==> flow/design.v <==
module clock_gen(CLK, RESET_N, CLK_FT, CLK_DC, CLK_EX, CLK_WB);
    input          CLK;
    input          RESET_N;
    output         CLK_FT;
    output         CLK_DC;
    output         CLK_EX;
    output         CLK_WB;
    reg            CLK_FT;
    reg            CLK_DC;
    reg            CLK_EX;
    reg            CLK_WB;
    reg [1:0]      COUNT;
    always@(posedge CLK) begin
        if(RESET_N == 1'b0) begin
            COUNT  <= 2'b00;
            CLK_FT <= 0;
            CLK_DC <= 0;
            CLK_EX <= 0;
            CLK_WB <= 0;
        end else begin
        COUNT <= COUNT + 2'b01;
        if(COUNT == 2'b00) begin
            CLK_FT <= 1;
            CLK_DC <= 0;
            CLK_EX <= 0;
            CLK_WB <= 0;
        end 
        else if(COUNT == 2'b01) begin
            CLK_FT <= 0;
            CLK_DC <= 1;
            CLK_EX <= 0;
            CLK_WB <= 0;
        end 
        else if(COUNT == 2'b10) begin
            CLK_FT <= 0;
            CLK_DC <= 0;
            CLK_EX <= 1;
            CLK_WB <= 0;
        end 
        else if(COUNT == 2'b11) begin
            CLK_FT <= 0;
            CLK_DC <= 0;
            CLK_EX <= 0;
            CLK_WB <= 1;
        end
        end
    end
endmodule
module fetch(CLK, CLK_FT, PROM_DATA, PROM_OUT);
    input         CLK;
    input         CLK_FT;
    input [14:0]  PROM_DATA;
    output [14:0] PROM_OUT;
    reg [14:0]    PROM_OUT;
    always@(posedge CLK) begin
        if(CLK_FT)
            PROM_OUT <= PROM_DATA;
    end
endmodule  
module decode(CLK, CLK_DC, PROM_OUT, OP_CODE, OP_DATA);
    input        CLK;
    input        CLK_DC;
    input [14:0] PROM_OUT;
    output [3:0] OP_CODE;
    output [7:0] OP_DATA;
    reg [3:0]    OP_CODE;
    reg [7:0]    OP_DATA;
    always@(posedge CLK) begin
        if(CLK_DC) begin
        OP_CODE <= PROM_OUT[14:11];
        OP_DATA <= PROM_OUT[7:0];
        end
    end
endmodule  
module reg_dc(CLK, CLK_DC, N_REG_IN, REG_0, REG_1, REG_2, REG_3, REG_4, REG_5,
              REG_6, REG_7, N_REG_OUT, REG_OUT);
    input         CLK;
    input         CLK_DC;
    input [2:0]   N_REG_IN;
    input [15:0]  REG_0;
    input [15:0]  REG_1;
    input [15:0]  REG_2;
    input [15:0]  REG_3;
    input [15:0]  REG_4;
    input [15:0]  REG_5;
    input [15:0]  REG_6;
    input [15:0]  REG_7;
    output [2:0]  N_REG_OUT;
    output [15:0] REG_OUT;
    reg [2:0]     N_REG_OUT;
    reg [15:0]    REG_OUT;
    always@(posedge CLK) if(CLK_DC) begin
        N_REG_OUT <= N_REG_IN;
        case(N_REG_IN)
            3'b000: REG_OUT <= REG_0;
            3'b001: REG_OUT <= REG_1;
            3'b010: REG_OUT <= REG_2;
            3'b011: REG_OUT <= REG_3;
            3'b100: REG_OUT <= REG_4;
            3'b101: REG_OUT <= REG_5;
            3'b110: REG_OUT <= REG_6;
            3'b111: REG_OUT <= REG_7;
        endcase  
    end
endmodule  
module ram_dc(CLK, CLK_DC, RAM_AD_IN, RAM_0, RAM_1, RAM_2, RAM_3, RAM_4, RAM_5,
              RAM_6, RAM_7, IO65_IN, RAM_AD_OUT, RAM_OUT);
    input         CLK;
    input         CLK_DC;
    input [7:0]   RAM_AD_IN;
    input [15:0]  RAM_0;
    input [15:0]  RAM_1;
    input [15:0]  RAM_2;
    input [15:0]  RAM_3;
    input [15:0]  RAM_4;
    input [15:0]  RAM_5;
    input [15:0]  RAM_6;
    input [15:0]  RAM_7;
    input [15:0]  IO65_IN;
    output [7:0]  RAM_AD_OUT;
    output [15:0] RAM_OUT;
    reg [7:0]     RAM_AD_OUT;
    reg [15:0]    RAM_OUT;
    always@(posedge CLK) if(CLK_DC) begin
        RAM_AD_OUT <= RAM_AD_IN;
        case(RAM_AD_IN)
            8'h00: RAM_OUT <= RAM_0;
            8'h01: RAM_OUT <= RAM_1;
            8'h02: RAM_OUT <= RAM_2;
            8'h03: RAM_OUT <= RAM_3;
            8'h04: RAM_OUT <= RAM_4;
            8'h05: RAM_OUT <= RAM_5;
            8'h06: RAM_OUT <= RAM_6;
            8'h07: RAM_OUT <= RAM_7;
            8'h40: RAM_OUT <= IO65_IN;
            default: RAM_OUT <= 16'hFFFF;
        endcase
    end
endmodule  
module exec(CLK, CLK_EX, RESET_N, OP_CODE, REG_A, REG_B, OP_DATA, RAM_OUT, P_COUNT,
            REG_IN, RAM_IN, REG_WEN, RAM_WEN, HALT);
    input         CLK;
    input         CLK_EX;
    input         RESET_N;
    input [3:0]   OP_CODE;
    input [15:0]  REG_A;
    input [15:0]  REG_B;
    input [7:0]   OP_DATA;
    input [15:0]  RAM_OUT;
    output [7:0]  P_COUNT;
    output [15:0] REG_IN;
    output [15:0] RAM_IN;
    output        REG_WEN;
    output        RAM_WEN;
    output        HALT;
    reg [7:0]     P_COUNT;
    reg [15:0]    REG_IN;
    reg [15:0]    RAM_IN;
    reg           REG_WEN;
    reg           RAM_WEN;
    reg           CMP_FLAG;
    reg           HALT;
    always@(posedge CLK) begin
        if(RESET_N == 1'b0) begin
            P_COUNT <= 0;
            CMP_FLAG <= 0;
            REG_WEN <= 0;
            RAM_WEN <= 0;
            HALT <= 0;
        end else if(CLK_EX) begin
            case(OP_CODE)
                4'h0: begin      
                    REG_IN  <= REG_B;
                    REG_WEN <= 1;
                    RAM_WEN <= 0;
                    P_COUNT <= P_COUNT + 8'h01;
                end
                4'h1: begin      
                    REG_IN  <= REG_A + REG_B;
                    REG_WEN <= 1;
                    RAM_WEN <= 0;
                    P_COUNT <= P_COUNT + 8'h01;
                end
                4'h2: begin      
                    REG_IN  <= REG_A - REG_B;
                    REG_WEN <= 1;
                    RAM_WEN <= 0;
                    P_COUNT <= P_COUNT + 8'h01;
                end
                4'h3: begin      
                    REG_IN  <= REG_A & REG_B;
                    REG_WEN <= 1;
                    RAM_WEN <= 0;
                    P_COUNT <= P_COUNT + 8'h01;
                end
                4'h4: begin      
                    REG_IN  <= REG_A | REG_B;
                    REG_WEN <= 1;
                    RAM_WEN <= 0;
                    P_COUNT <= P_COUNT + 8'h01;
                end
                4'h5: begin      
                    REG_IN  <= (REG_A << 1);
                    REG_WEN <= 1;
                    RAM_WEN <= 0;
                    P_COUNT <= P_COUNT + 8'h01;
                end
                4'h6: begin      
                    REG_IN  <= (REG_A >> 1);
                    REG_WEN <= 1;
                    RAM_WEN <= 0;
                    P_COUNT <= P_COUNT + 8'h01;
                end
                4'h7: begin      
                    REG_IN  <= ((REG_A >> 1) | REG_A & 16'h8000);
                    REG_WEN <= 1;
                    RAM_WEN <= 0;
                    P_COUNT <= P_COUNT + 8'h01;
                end 
                4'h8: begin      
                    REG_IN  <= {REG_A[15:8], OP_DATA};
                    REG_WEN <= 1;
                    RAM_WEN <= 0;
                    P_COUNT <= P_COUNT + 8'h01;
                end
                4'h9: begin      
                    REG_IN  <= {OP_DATA, REG_A[7:0]};
                    REG_WEN <= 1;
                    RAM_WEN <= 0;
                    P_COUNT <= P_COUNT + 8'h01;
                end
                4'hA: begin      
                    CMP_FLAG <= REG_A == REG_B ? 1'b1 : 1'b0;
                    REG_WEN  <= 0;
                    RAM_WEN  <= 0;
                    P_COUNT <= P_COUNT + 8'h01;
                end
                4'hB: begin      
                    REG_WEN <= 0;
                    RAM_WEN <= 0;
                    P_COUNT <= CMP_FLAG ? OP_DATA : P_COUNT + 8'h01;
                end
                4'hC: begin      
                    REG_WEN <= 0;
                    RAM_WEN <= 0;
                    P_COUNT <= OP_DATA;
                end
                4'hD: begin      
                    REG_IN  <= RAM_OUT;
                    REG_WEN <= 1;
                    RAM_WEN <= 0;
                    P_COUNT <= P_COUNT + 8'h01;
                end
                4'hE: begin      
                    RAM_IN  <= REG_A;
                    REG_WEN <= 0;
                    RAM_WEN <= 1;
                    P_COUNT <= P_COUNT + 8'h01;
                end
                4'hF: begin      
                    REG_WEN <= 0;
                    RAM_WEN <= 0;
                    HALT <= 1;
                end
            endcase  
        end  
    end  
endmodule  
module reg_wb(CLK, CLK_WB, RESET_N, N_REG, REG_IN, REG_WEN, REG_0, REG_1, REG_2,
              REG_3, REG_4, REG_5, REG_6, REG_7);
    input         CLK;
    input         CLK_WB;
    input         RESET_N;
    input [2:0]   N_REG;
    input [15:0]  REG_IN;
    input         REG_WEN;
    output [15:0] REG_0;
    output [15:0] REG_1;
    output [15:0] REG_2;
    output [15:0] REG_3;
    output [15:0] REG_4;
    output [15:0] REG_5;
    output [15:0] REG_6;
    output [15:0] REG_7;
    reg [15:0]    REG_0;
    reg [15:0]    REG_1;
    reg [15:0]    REG_2;
    reg [15:0]    REG_3;
    reg [15:0]    REG_4;
    reg [15:0]    REG_5;
    reg [15:0]    REG_6;
    reg [15:0]    REG_7;
    always@(posedge CLK) begin
        if(RESET_N == 1'b0) begin
            REG_0 <= 0;
            REG_1 <= 0;
            REG_2 <= 0;
            REG_3 <= 0;
            REG_4 <= 0;
            REG_5 <= 0;
            REG_6 <= 0;
            REG_7 <= 0;
        end else if(CLK_WB) begin
            if(REG_WEN) begin
                case(N_REG)
                    3'h0: REG_0 <= REG_IN;
                    3'h1: REG_1 <= REG_IN;
                    3'h2: REG_2 <= REG_IN;
                    3'h3: REG_3 <= REG_IN;
                    3'h4: REG_4 <= REG_IN;
                    3'h5: REG_5 <= REG_IN;
                    3'h6: REG_6 <= REG_IN;
                    3'h7: REG_7 <= REG_IN;
                endcase  
            end  
        end  
    end  
endmodule  
module ram_wb(CLK, CLK_WB, RESET_N, RAM_ADDR, RAM_IN, RAM_WEN, RAM_0, RAM_1, RAM_2, RAM_3,
              RAM_4, RAM_5, RAM_6, RAM_7, IO64_OUT);
    input         CLK;
    input         CLK_WB;
    input         RESET_N;
    input [7:0]   RAM_ADDR;
    input [15:0]  RAM_IN;
    input         RAM_WEN;
    output [15:0] RAM_0;
    output [15:0] RAM_1;
    output [15:0] RAM_2;
    output [15:0] RAM_3;
    output [15:0] RAM_4;
    output [15:0] RAM_5;
    output [15:0] RAM_6;
    output [15:0] RAM_7;
    output [15:0] IO64_OUT;
    reg [15:0]    RAM_0;
    reg [15:0]    RAM_1;
    reg [15:0]    RAM_2;
    reg [15:0]    RAM_3;
    reg [15:0]    RAM_4;
    reg [15:0]    RAM_5;
    reg [15:0]    RAM_6;
    reg [15:0]    RAM_7;
    reg [15:0]    IO64_OUT;
    always@(posedge CLK) begin
        if(RESET_N == 1'b0) begin
            RAM_0 <= 0;
            RAM_1 <= 0;
            RAM_2 <= 0;
            RAM_3 <= 0;
            RAM_4 <= 0;
            RAM_5 <= 0;
            RAM_6 <= 0;
            RAM_7 <= 0;
            IO64_OUT <= 0;
        end else if(CLK_WB && RAM_WEN) begin
            case(RAM_ADDR)
                8'h0: RAM_0 <= RAM_IN;
                8'h1: RAM_1 <= RAM_IN;
                8'h2: RAM_2 <= RAM_IN;
                8'h3: RAM_3 <= RAM_IN;
                8'h4: RAM_4 <= RAM_IN;
                8'h5: RAM_5 <= RAM_IN;
                8'h6: RAM_6 <= RAM_IN;
                8'h7: RAM_7 <= RAM_IN;
                8'h40: IO64_OUT <= RAM_IN;
            endcase  
        end  
    end  
endmodule  
module cpu15(CLK, RESET_N, IO65_IN, IO64_OUT, PROM_ADDR, PROM_DATA, HALT);
    input         CLK;
    input         RESET_N;
    input [15:0]  IO65_IN;
    output [15:0] IO64_OUT;
    output [7:0]  PROM_ADDR;
    input [14:0]  PROM_DATA;
    output        HALT;
    wire          CLK_FT;
    wire          CLK_DC;
    wire          CLK_EX;
    wire          CLK_WB;
    wire [7:0]    P_COUNT;
    wire [14:0]   PROM_OUT;
    wire [3:0]    OP_CODE;
    wire [7:0]    OP_DATA;
    wire [15:0]   REG_0;
    wire [15:0]   REG_1;
    wire [15:0]   REG_2;
    wire [15:0]   REG_3;
    wire [15:0]   REG_4;
    wire [15:0]   REG_5;
    wire [15:0]   REG_6;
    wire [15:0]   REG_7;
    wire [2:0]    N_REG_A;
    wire [2:0]    N_REG_B;
    wire [15:0]   REG_A;
    wire [15:0]   REG_B;
    wire [15:0]   RAM_0;
    wire [15:0]   RAM_1;
    wire [15:0]   RAM_2;
    wire [15:0]   RAM_3;
    wire [15:0]   RAM_4;
    wire [15:0]   RAM_5;
    wire [15:0]   RAM_6;
    wire [15:0]   RAM_7;
    wire [7:0]    RAM_ADDR;
    wire [15:0]   RAM_OUT;
    wire [15:0]   REG_IN;
    wire [15:0]   RAM_IN;
    wire          REG_WEN;
    wire          RAM_WEN;
    clock_gen C1(CLK, RESET_N, CLK_FT, CLK_DC, CLK_EX, CLK_WB);
    assign PROM_ADDR = P_COUNT;
    fetch C2(CLK, CLK_FT, PROM_DATA, PROM_OUT);
    decode C3(CLK, CLK_DC, PROM_OUT, OP_CODE, OP_DATA);
    reg_dc C4(CLK, CLK_DC, PROM_OUT[10:8], REG_0, REG_1, REG_2, REG_3, REG_4, REG_5,
              REG_6, REG_7, N_REG_A, REG_A);
    reg_dc C5(CLK, CLK_DC, PROM_OUT[7:5], REG_0, REG_1, REG_2, REG_3, REG_4, REG_5,
              REG_6, REG_7, N_REG_B, REG_B);
    ram_dc C6(CLK, CLK_DC, PROM_OUT[7:0], RAM_0, RAM_1, RAM_2, RAM_3, RAM_4, RAM_5,
              RAM_6, RAM_7, IO65_IN, RAM_ADDR, RAM_OUT);
    exec C7(CLK, CLK_EX, RESET_N, OP_CODE, REG_A, REG_B, OP_DATA, RAM_OUT, P_COUNT,
            REG_IN, RAM_IN, REG_WEN, RAM_WEN, HALT);
    reg_wb C8(CLK, CLK_WB, RESET_N, N_REG_A, REG_IN, REG_WEN, REG_0, REG_1, REG_2,
              REG_3, REG_4, REG_5, REG_6, REG_7);
    ram_wb C9(CLK, CLK_WB, RESET_N, RAM_ADDR, RAM_IN, RAM_WEN, RAM_0, RAM_1, RAM_2, RAM_3,
              RAM_4, RAM_5, RAM_6, RAM_7, IO64_OUT);
endmodule  
# Reports on cpu15
# Tool output for the design above before and after an edit, in the order of the flow.
# "before" refers to lines of the RTL above, "after" to lines of the edited file.
# "delta" is "after" less "before", of the values as shown; "rel_change_pct" is that difference over "before", in percent.
# Operators carry their Yosys type and port widths (W data, S select, Z words).
# Cell names lack the library's common part.
# Not given: --
[design] top_module="cpu15" clock="CLK" lib="sky130hd" pvt_corner="tt_025C_1v80"

# Edit of the RTL
# The edit as a unified diff against the file above.
# This change comes from a script, not from a designer. The edited design behaves differently; no optimisation was intended.
# begin of diff
@@ -417,6 +417,6 @@
     reg_dc C4(CLK, CLK_DC, PROM_OUT[10:8], REG_0, REG_1, REG_2, REG_3, REG_4, REG_5,
               REG_6, REG_7, N_REG_A, REG_A);
-    reg_dc C5(CLK, CLK_DC, PROM_OUT[7:5], REG_0, REG_1, REG_2, REG_3, REG_4, REG_5,
-              REG_6, REG_7, N_REG_B, REG_B);
+    assign N_REG_B = 0;
+    assign REG_B = 0;
     ram_dc C6(CLK, CLK_DC, PROM_OUT[7:0], RAM_0, RAM_1, RAM_2, RAM_3, RAM_4, RAM_5,
               RAM_6, RAM_7, IO65_IN, RAM_ADDR, RAM_OUT);
# end of diff

# Word-level counts
# Source: Yosys, flattened and elaborated, memories not mapped. Widths are those after wreduce. Registers that Yosys merges into a memory's read port (data or address) are not register bits. Print and check cells do not count.
[op_classes] element="n_addsub" before=4 after=2 delta=-2 rel_change_pct=-50.00
[op_classes] element="mux" before=15 after=14 delta=-1 rel_change_pct=-6.67
[op_classes] element="bitwise" before=4 after=2 delta=-2 rel_change_pct=-50.00
[op_classes] element="reduce_logical" before=42 after=45 delta=3 rel_change_pct=7.14
[op_classes] element="eq_ne" before=56 after=48 delta=-8 rel_change_pct=-14.29
[ops] op="$eq A3 B3 Y1 const B" before=12 after=8 delta=-4 rel_change_pct=-33.33
[ops] op="$eq A3 B2 Y1 const B" before=6 after=4 delta=-2 rel_change_pct=-33.33
[ops] op="$reduce_or A2 Y1" before=1 after=3 delta=2 rel_change_pct=200.00
[ops] op="$eq A3 B1 Y1 const B" before=3 after=2 delta=-1 rel_change_pct=-33.33
[ops] op="$logic_not A3 Y1" before=3 after=2 delta=-1 rel_change_pct=-33.33
[ops] op="$add A16 B16 Y16" before=1 after=0 delta=-1 rel_change_pct=-100.00
[ops] op="$and A16 B16 Y16" before=1 after=0 delta=-1 rel_change_pct=-100.00
[ops] op="$eq A16 B16 Y1" before=1 after=0 delta=-1 rel_change_pct=-100.00
[ops] op="$or A16 B16 Y16" before=1 after=0 delta=-1 rel_change_pct=-100.00
[ops] op="$pmux W16 S11" before=1 after=0 delta=-1 rel_change_pct=-100.00
[ops] op="$reduce_bool A11 Y1" before=1 after=0 delta=-1 rel_change_pct=-100.00
[ops] op="$reduce_or A3 Y1" before=1 after=2 delta=1 rel_change_pct=100.00
[ops] op="$sub A16 B16 Y16" before=1 after=0 delta=-1 rel_change_pct=-100.00
[ops] op="$logic_not A16 Y1" before=0 after=1 delta=1
[ops] op="$reduce_bool A9 Y1" before=0 after=1 delta=1
# Unchanged operator kinds not shown: 34.
[bits] element="inputBits" before=33 after=33 delta=0 rel_change_pct=0.00
[bits] element="ff_bits" before=400 after=384 delta=-16 rel_change_pct=-4.00
[bits] element="word_cells" before=157 after=146 delta=-11 rel_change_pct=-7.01

# Longest topological paths
# Yosys ltp: most cells in a row. Word level: on the elaborated netlist, between registers, memories and ports. Mapped: between sequential cells and ports; inverters and the memories' decode and read muxes count.
[depth] element="depth_word" before=5 after=5 delta=0 rel_change_pct=0.00
[depth] element="abc_area" before="0" after="0"
[depth] element="mapped_depth" before=11 after=7 delta=-4 rel_change_pct=-36.36

# Synthesis result
# The flow's flattened synthesis, as Yosys stat reports it; memories are mapped. The netlist is that of the ABC_AREA named above (0 if unset); the other value can give another one.
[mapped] element="n_buf" before=199 after=157 delta=-42 rel_change_pct=-21.11
[mapped] element="ff_cells" before=400 after=384 delta=-16 rel_change_pct=-4.00
[mapped] element="area_mm2" before=0.0211228 after=0.0165984 delta=-0.0045244 rel_change_pct=-21.42
[mapped] element="cells" before=2440 after=1754 delta=-686 rel_change_pct=-28.11
[by_type] cell="nand2_1" before=632 after=269 delta=-363 rel_change_pct=-57.44
[by_type] cell="a21boi_0" before=261 after=112 delta=-149 rel_change_pct=-57.09
[by_type] cell="nand3_1" before=27 after=112 delta=85 rel_change_pct=314.81
[by_type] cell="a21oi_1" before=96 after=20 delta=-76 rel_change_pct=-79.17
[by_type] cell="o21ai_0" before=92 after=161 delta=69 rel_change_pct=75.00
[by_type] cell="a31o_2" before=0 after=60 delta=60
[by_type] cell="ha_1" before=56 after=6 delta=-50 rel_change_pct=-89.29
[by_type] cell="inv_1" before=67 after=20 delta=-47 rel_change_pct=-70.15
[by_type] cell="clkbuf_1" before=151 after=108 delta=-43 rel_change_pct=-28.48
[by_type] cell="nor2_1" before=130 after=90 delta=-40 rel_change_pct=-30.77
[by_type] cell="a221oi_1" before=39 after=2 delta=-37 rel_change_pct=-94.87
[by_type] cell="mux4_2" before=35 after=8 delta=-27 rel_change_pct=-77.14
[by_type] cell="a22oi_1" before=17 after=40 delta=23 rel_change_pct=135.29
[by_type] cell="nand4_1" before=3 after=21 delta=18 rel_change_pct=600.00
[by_type] cell="edfxtp_1" before=110 after=94 delta=-16 rel_change_pct=-14.55
[by_type] cell="mux2i_1" before=63 after=48 delta=-15 rel_change_pct=-23.81
[by_type] cell="nor3_1" before=29 after=14 delta=-15 rel_change_pct=-51.72
[by_type] cell="and3_1" before=14 after=0 delta=-14 rel_change_pct=-100.00
# Unchanged cell types not shown: 5.
# Not every row of either side is listed.
# By module: a second synthesis without flattening, with its own total; a netlist apart from the flattened one above.
[hier_totals] element="cells_unflattened" before=2122 after=1967 delta=-155 rel_change_pct=-7.30
[hier_totals] element="area_unflattened_mm2" before=0.0214981 after=0.0197952 delta=-0.0017029 rel_change_pct=-7.92
# Rows give one instance, submodules left out.
[by_module_before] mod="ram_wb" mod_area_mm2=0.0052325 n_cells=498 seq_area_mm2=0.0028828 n_inst=1
[by_module_before] mod="exec" mod_area_mm2=0.0051437 n_cells=642 seq_area_mm2=0.0012012 n_inst=1
[by_module_before] mod="reg_wb" mod_area_mm2=0.0046319 n_cells=439 seq_area_mm2=0.0025625 n_inst=1
[by_module_before] mod="reg_dc" mod_area_mm2=0.0017066 n_cells=156 seq_area_mm2=0.0005705 n_inst=2
[by_module_before] mod="ram_dc" mod_area_mm2=0.0019894 n_cells=179 seq_area_mm2=0.0007207 n_inst=1
[by_module_before] mod="fetch" mod_area_mm2=0.0004504 n_cells=15 seq_area_mm2=0.0004504 n_inst=1
[by_module_before] mod="decode" mod_area_mm2=0.0003603 n_cells=12 seq_area_mm2=0.0003603 n_inst=1
[by_module_before] mod="clock_gen" mod_area_mm2=0.0002765 n_cells=25 seq_area_mm2=0.0001201 n_inst=1
[by_module_before] mod="cpu15" mod_area_mm2=0 n_cells=0 seq_area_mm2=0 n_inst=1
[by_module_after] mod="ram_wb" mod_area_mm2=0.0052325 n_cells=498 seq_area_mm2=0.0028828 n_inst=1
[by_module_after] mod="exec" mod_area_mm2=0.0051437 n_cells=642 seq_area_mm2=0.0012012 n_inst=1
[by_module_after] mod="reg_wb" mod_area_mm2=0.0046319 n_cells=439 seq_area_mm2=0.0025625 n_inst=1
[by_module_after] mod="ram_dc" mod_area_mm2=0.0019894 n_cells=179 seq_area_mm2=0.0007207 n_inst=1
[by_module_after] mod="reg_dc" mod_area_mm2=0.0017066 n_cells=156 seq_area_mm2=0.0005705 n_inst=1
[by_module_after] mod="fetch" mod_area_mm2=0.0004504 n_cells=15 seq_area_mm2=0.0004504 n_inst=1
[by_module_after] mod="decode" mod_area_mm2=0.0003603 n_cells=12 seq_area_mm2=0.0003603 n_inst=1
[by_module_after] mod="clock_gen" mod_area_mm2=0.0002765 n_cells=25 seq_area_mm2=0.0001201 n_inst=1
[by_module_after] mod="cpu15" mod_area_mm2=0.0000038 n_cells=1 seq_area_mm2=0 n_inst=1

# Worst setup path after synthesis
# Source: OpenSTA report_checks on the synthesized netlist (no wires, ideal clock, input and output delay 20% of the period each), path of least setup slack; recovery checks are left aside. Register names are those of the netlist, which keeps one name where synthesis merged equal registers.
[synth_timing] element="kind" before="input -> register" after="input -> register"
[synth_timing] element="from" before="input RESET_N" after="input RESET_N"
[synth_timing] element="to" before="register C7.RAM_IN[0]" after="register C7.RAM_IN[0]"
[synth_timing] element="delay_ns" before=1.852 after=2.228 delta=0.376 rel_change_pct=20.30
[synth_timing] element="period_ns" before=10.0 after=10.0 delta=0.0 rel_change_pct=0.00
[synth_timing] element="path_slack_ns" before=6.148 after=5.772 delta=-0.376
[synth_timing] element="arrival_ns" before=3.443 after=3.816 delta=0.373 rel_change_pct=10.83
[synth_timing] element="n_path_buf" before=1 after=2 delta=1 rel_change_pct=100.00
[synth_timing] element="in_delay_ns" before=2.000 after=2.000 delta=0.000 rel_change_pct=0.00
[synth_timing] element="path_stages" before=3 after=4 delta=1 rel_change_pct=33.33
[synth_timing] element="required_ns" before=9.591 after=9.588 delta=-0.003 rel_change_pct=-0.03
[synth_timing] element="setup_time_ns" before=0.409 after=0.412 delta=0.003
[synth_timing] element="period_less_setup_slack_ns" before=3.852 after=4.228 delta=0.376 rel_change_pct=9.76
# "delay_ns" is the arrival time less input delay plus setup time.
# "path_stages": output pins that drive a net of the path, with the launching flip-flop's if there is one; two outputs of one cell count as two.
# "period_less_setup_slack_ns" = period - worst setup slack (recovery checks aside). The figure is calculated, with input and output delays left at 20% of the set period.
# Between the ends stands the longest chain of elaborated cells between them, by number of cells; it is not shown to be the way that was timed. Of several equally long chains one is given.
# Each line given opens the expression or statement behind the cell; cells for indexed reads and writes are added by Yosys, which also makes memories of some case tables.
[synth_between_before] cell_sequence="clkbuf_1 > nand3_1 > nor3_1" elab_chain_len=1
[synth_lines_before] element="start: declaration" line=373 source="input         RESET_N;"
[synth_lines_before] element="$reduce_and A3 Y1"
[synth_lines_before] element="end: assignment" line=255 source="RAM_IN  <= REG_A;"
[synth_lines_before] element="end: declaration" line=152 source="output [15:0] RAM_IN;"
[synth_between_after] cell_sequence="clkbuf_1 > clkbuf_1 > nand2_1 > nor3_1" elab_chain_len=1
[synth_lines_after] element="start: declaration" line=373 source="input         RESET_N;"
[synth_lines_after] element="$reduce_and A3 Y1"
[synth_lines_after] element="end: assignment" line=255 source="RAM_IN  <= REG_A;"
[synth_lines_after] element="end: declaration" line=152 source="output [15:0] RAM_IN;"

# Timing after layout
# Path of least setup slack in the final report of each run of set A (OpenROAD, finished layout, wires in). Where an end is a register, its clock arrival counts in the times.
[layout_timing] element="kind" before="register -> output" after="register -> output"
[layout_timing] element="from" before="register C7.P_COUNT[0]" after="register C7.P_COUNT[0]"
[layout_timing] element="to" before="output PROM_ADDR[0]" after="output PROM_ADDR[0]"
[layout_timing] element="arrival_ns" before=1.55 after=1.56 delta=0.01 rel_change_pct=0.65
[layout_timing] element="period_ns" before=10.0 after=10.0 delta=0.0 rel_change_pct=0.00
[layout_timing] element="output_delay_ns" before=2.00 after=2.00 delta=0.00 rel_change_pct=0.00
[layout_timing] element="path_slack_ns" before=6.45 after=6.44 delta=-0.01
[layout_timing] element="required_ns" before=8.00 after=8.00 delta=0.00 rel_change_pct=0.00
[layout_timing] element="n_path_buf" before=1 after=1 delta=0 rel_change_pct=0.00
[layout_timing] element="path_stages" before=2 after=2 delta=0 rel_change_pct=0.00
# A register here has more assigning lines than the two given.
[layout_between_before] cell_sequence="dfxtp_1 > clkdlybuf4s50_1" elab_chain_len=0
[layout_lines_before] element="start: declaration" line=150 source="output [7:0]  P_COUNT;"
[layout_lines_before] element="start: assignment" line=176 source="P_COUNT <= P_COUNT + 8'h01;"
[layout_lines_before] element="start: assignment" line=182 source="P_COUNT <= P_COUNT + 8'h01;"
[layout_lines_before] element="end: declaration" line=376 source="output [7:0]  PROM_ADDR;"
[layout_between_after] cell_sequence="dfxtp_1 > clkdlybuf4s50_1" elab_chain_len=0
[layout_lines_after] element="start: declaration" line=150 source="output [7:0]  P_COUNT;"
[layout_lines_after] element="start: assignment" line=176 source="P_COUNT <= P_COUNT + 8'h01;"
[layout_lines_after] element="start: assignment" line=182 source="P_COUNT <= P_COUNT + 8'h01;"
[layout_lines_after] element="end: declaration" line=376 source="output [7:0]  PROM_ADDR;"

# Flow runs
# Both versions went through the flow (Yosys, OpenROAD) with the same settings in each pair. Constraints: input delay and output delay 20% of the set period each, output load 0.01 pF.
[settings_set_A] CORE_UTILIZATION=40 SLEW_MARGIN=40 period_ns=10.0 CAP_MARGIN=20 CORE_MARGIN=2
[measured_set_A] element="achieved_period_ns" before=3.553 after=3.564 delta=0.011 rel_change_pct=0.31
[measured_set_A] element="worst_hold_slack_ns" before=0.424 after=0.433 delta=0.009
[measured_set_A] element="finish.utilization_pct" before=45.1 after=45.9 delta=0.8
[measured_set_A] element="timing.setup.ws_ns" before=6.447 after=6.436 delta=-0.011
[measured_set_A] element="synth_chip_area_mm2" before=0.0211228 after=0.0165984 delta=-0.0045244 rel_change_pct=-21.42
[measured_set_A] element="power.total_mw" before=3.639 after=3.257 delta=-0.382 rel_change_pct=-10.50
[measured_set_A] element="timing.setup.tns_ns" before=0.000 after=0.000 delta=0.000
[measured_set_A] element="final_die_area_mm2" before=0.0546601 after=0.0431414 delta=-0.0115187 rel_change_pct=-21.07
[measured_set_A] element="post_route_stdcell_area_mm2" before=0.0235939 after=0.0187955 delta=-0.0047984 rel_change_pct=-20.34
[settings_set_B] CAP_MARGIN=10 CELL_PAD_IN_SITES_DETAIL_PLACEMENT=2 CORE_ASPECT_RATIO=0.55 CORE_UTILIZATION=43 CTS_CLUSTER_DIAMETER=266 GPL_ROUTABILITY_DRIVEN=1 GPL_TIMING_DRIVEN=1 HOLD_SLACK_MARGIN=0.15 PLACE_DENSITY_LB_ADDON=0.15 SETUP_SLACK_MARGIN=0.01 SLEW_MARGIN=40 TNS_END_PERCENT=100 period_ns=4.01 CORE_MARGIN=2
[measured_set_B] element="achieved_period_ns" before=3.486 after=2.642 delta=-0.844 rel_change_pct=-24.21
[measured_set_B] element="worst_hold_slack_ns" before=0.453 after=0.443 delta=-0.010
[measured_set_B] element="finish.utilization_pct" before=48.6 after=49.2 delta=0.6
[measured_set_B] element="timing.setup.ws_ns" before=0.524 after=1.368 delta=0.844
[measured_set_B] element="synth_chip_area_mm2" before=0.0211228 after=0.0165984 delta=-0.0045244 rel_change_pct=-21.42
[measured_set_B] element="power.total_mw" before=9.154 after=8.212 delta=-0.942 rel_change_pct=-10.29
[measured_set_B] element="timing.setup.tns_ns" before=0.000 after=0.000 delta=0.000
[measured_set_B] element="final_die_area_mm2" before=0.0509917 after=0.0402587 delta=-0.0107330 rel_change_pct=-21.05
[measured_set_B] element="post_route_stdcell_area_mm2" before=0.0236702 after=0.0187755 delta=-0.0048947 rel_change_pct=-20.68
# "achieved_period_ns" is the run's clock period less its worst setup slack. It is reckoned from that one timing run; input and output delays stay at 20% of the period that was set.
# "power.total_mw" is the tool's figure for a default switching activity; nothing was simulated.
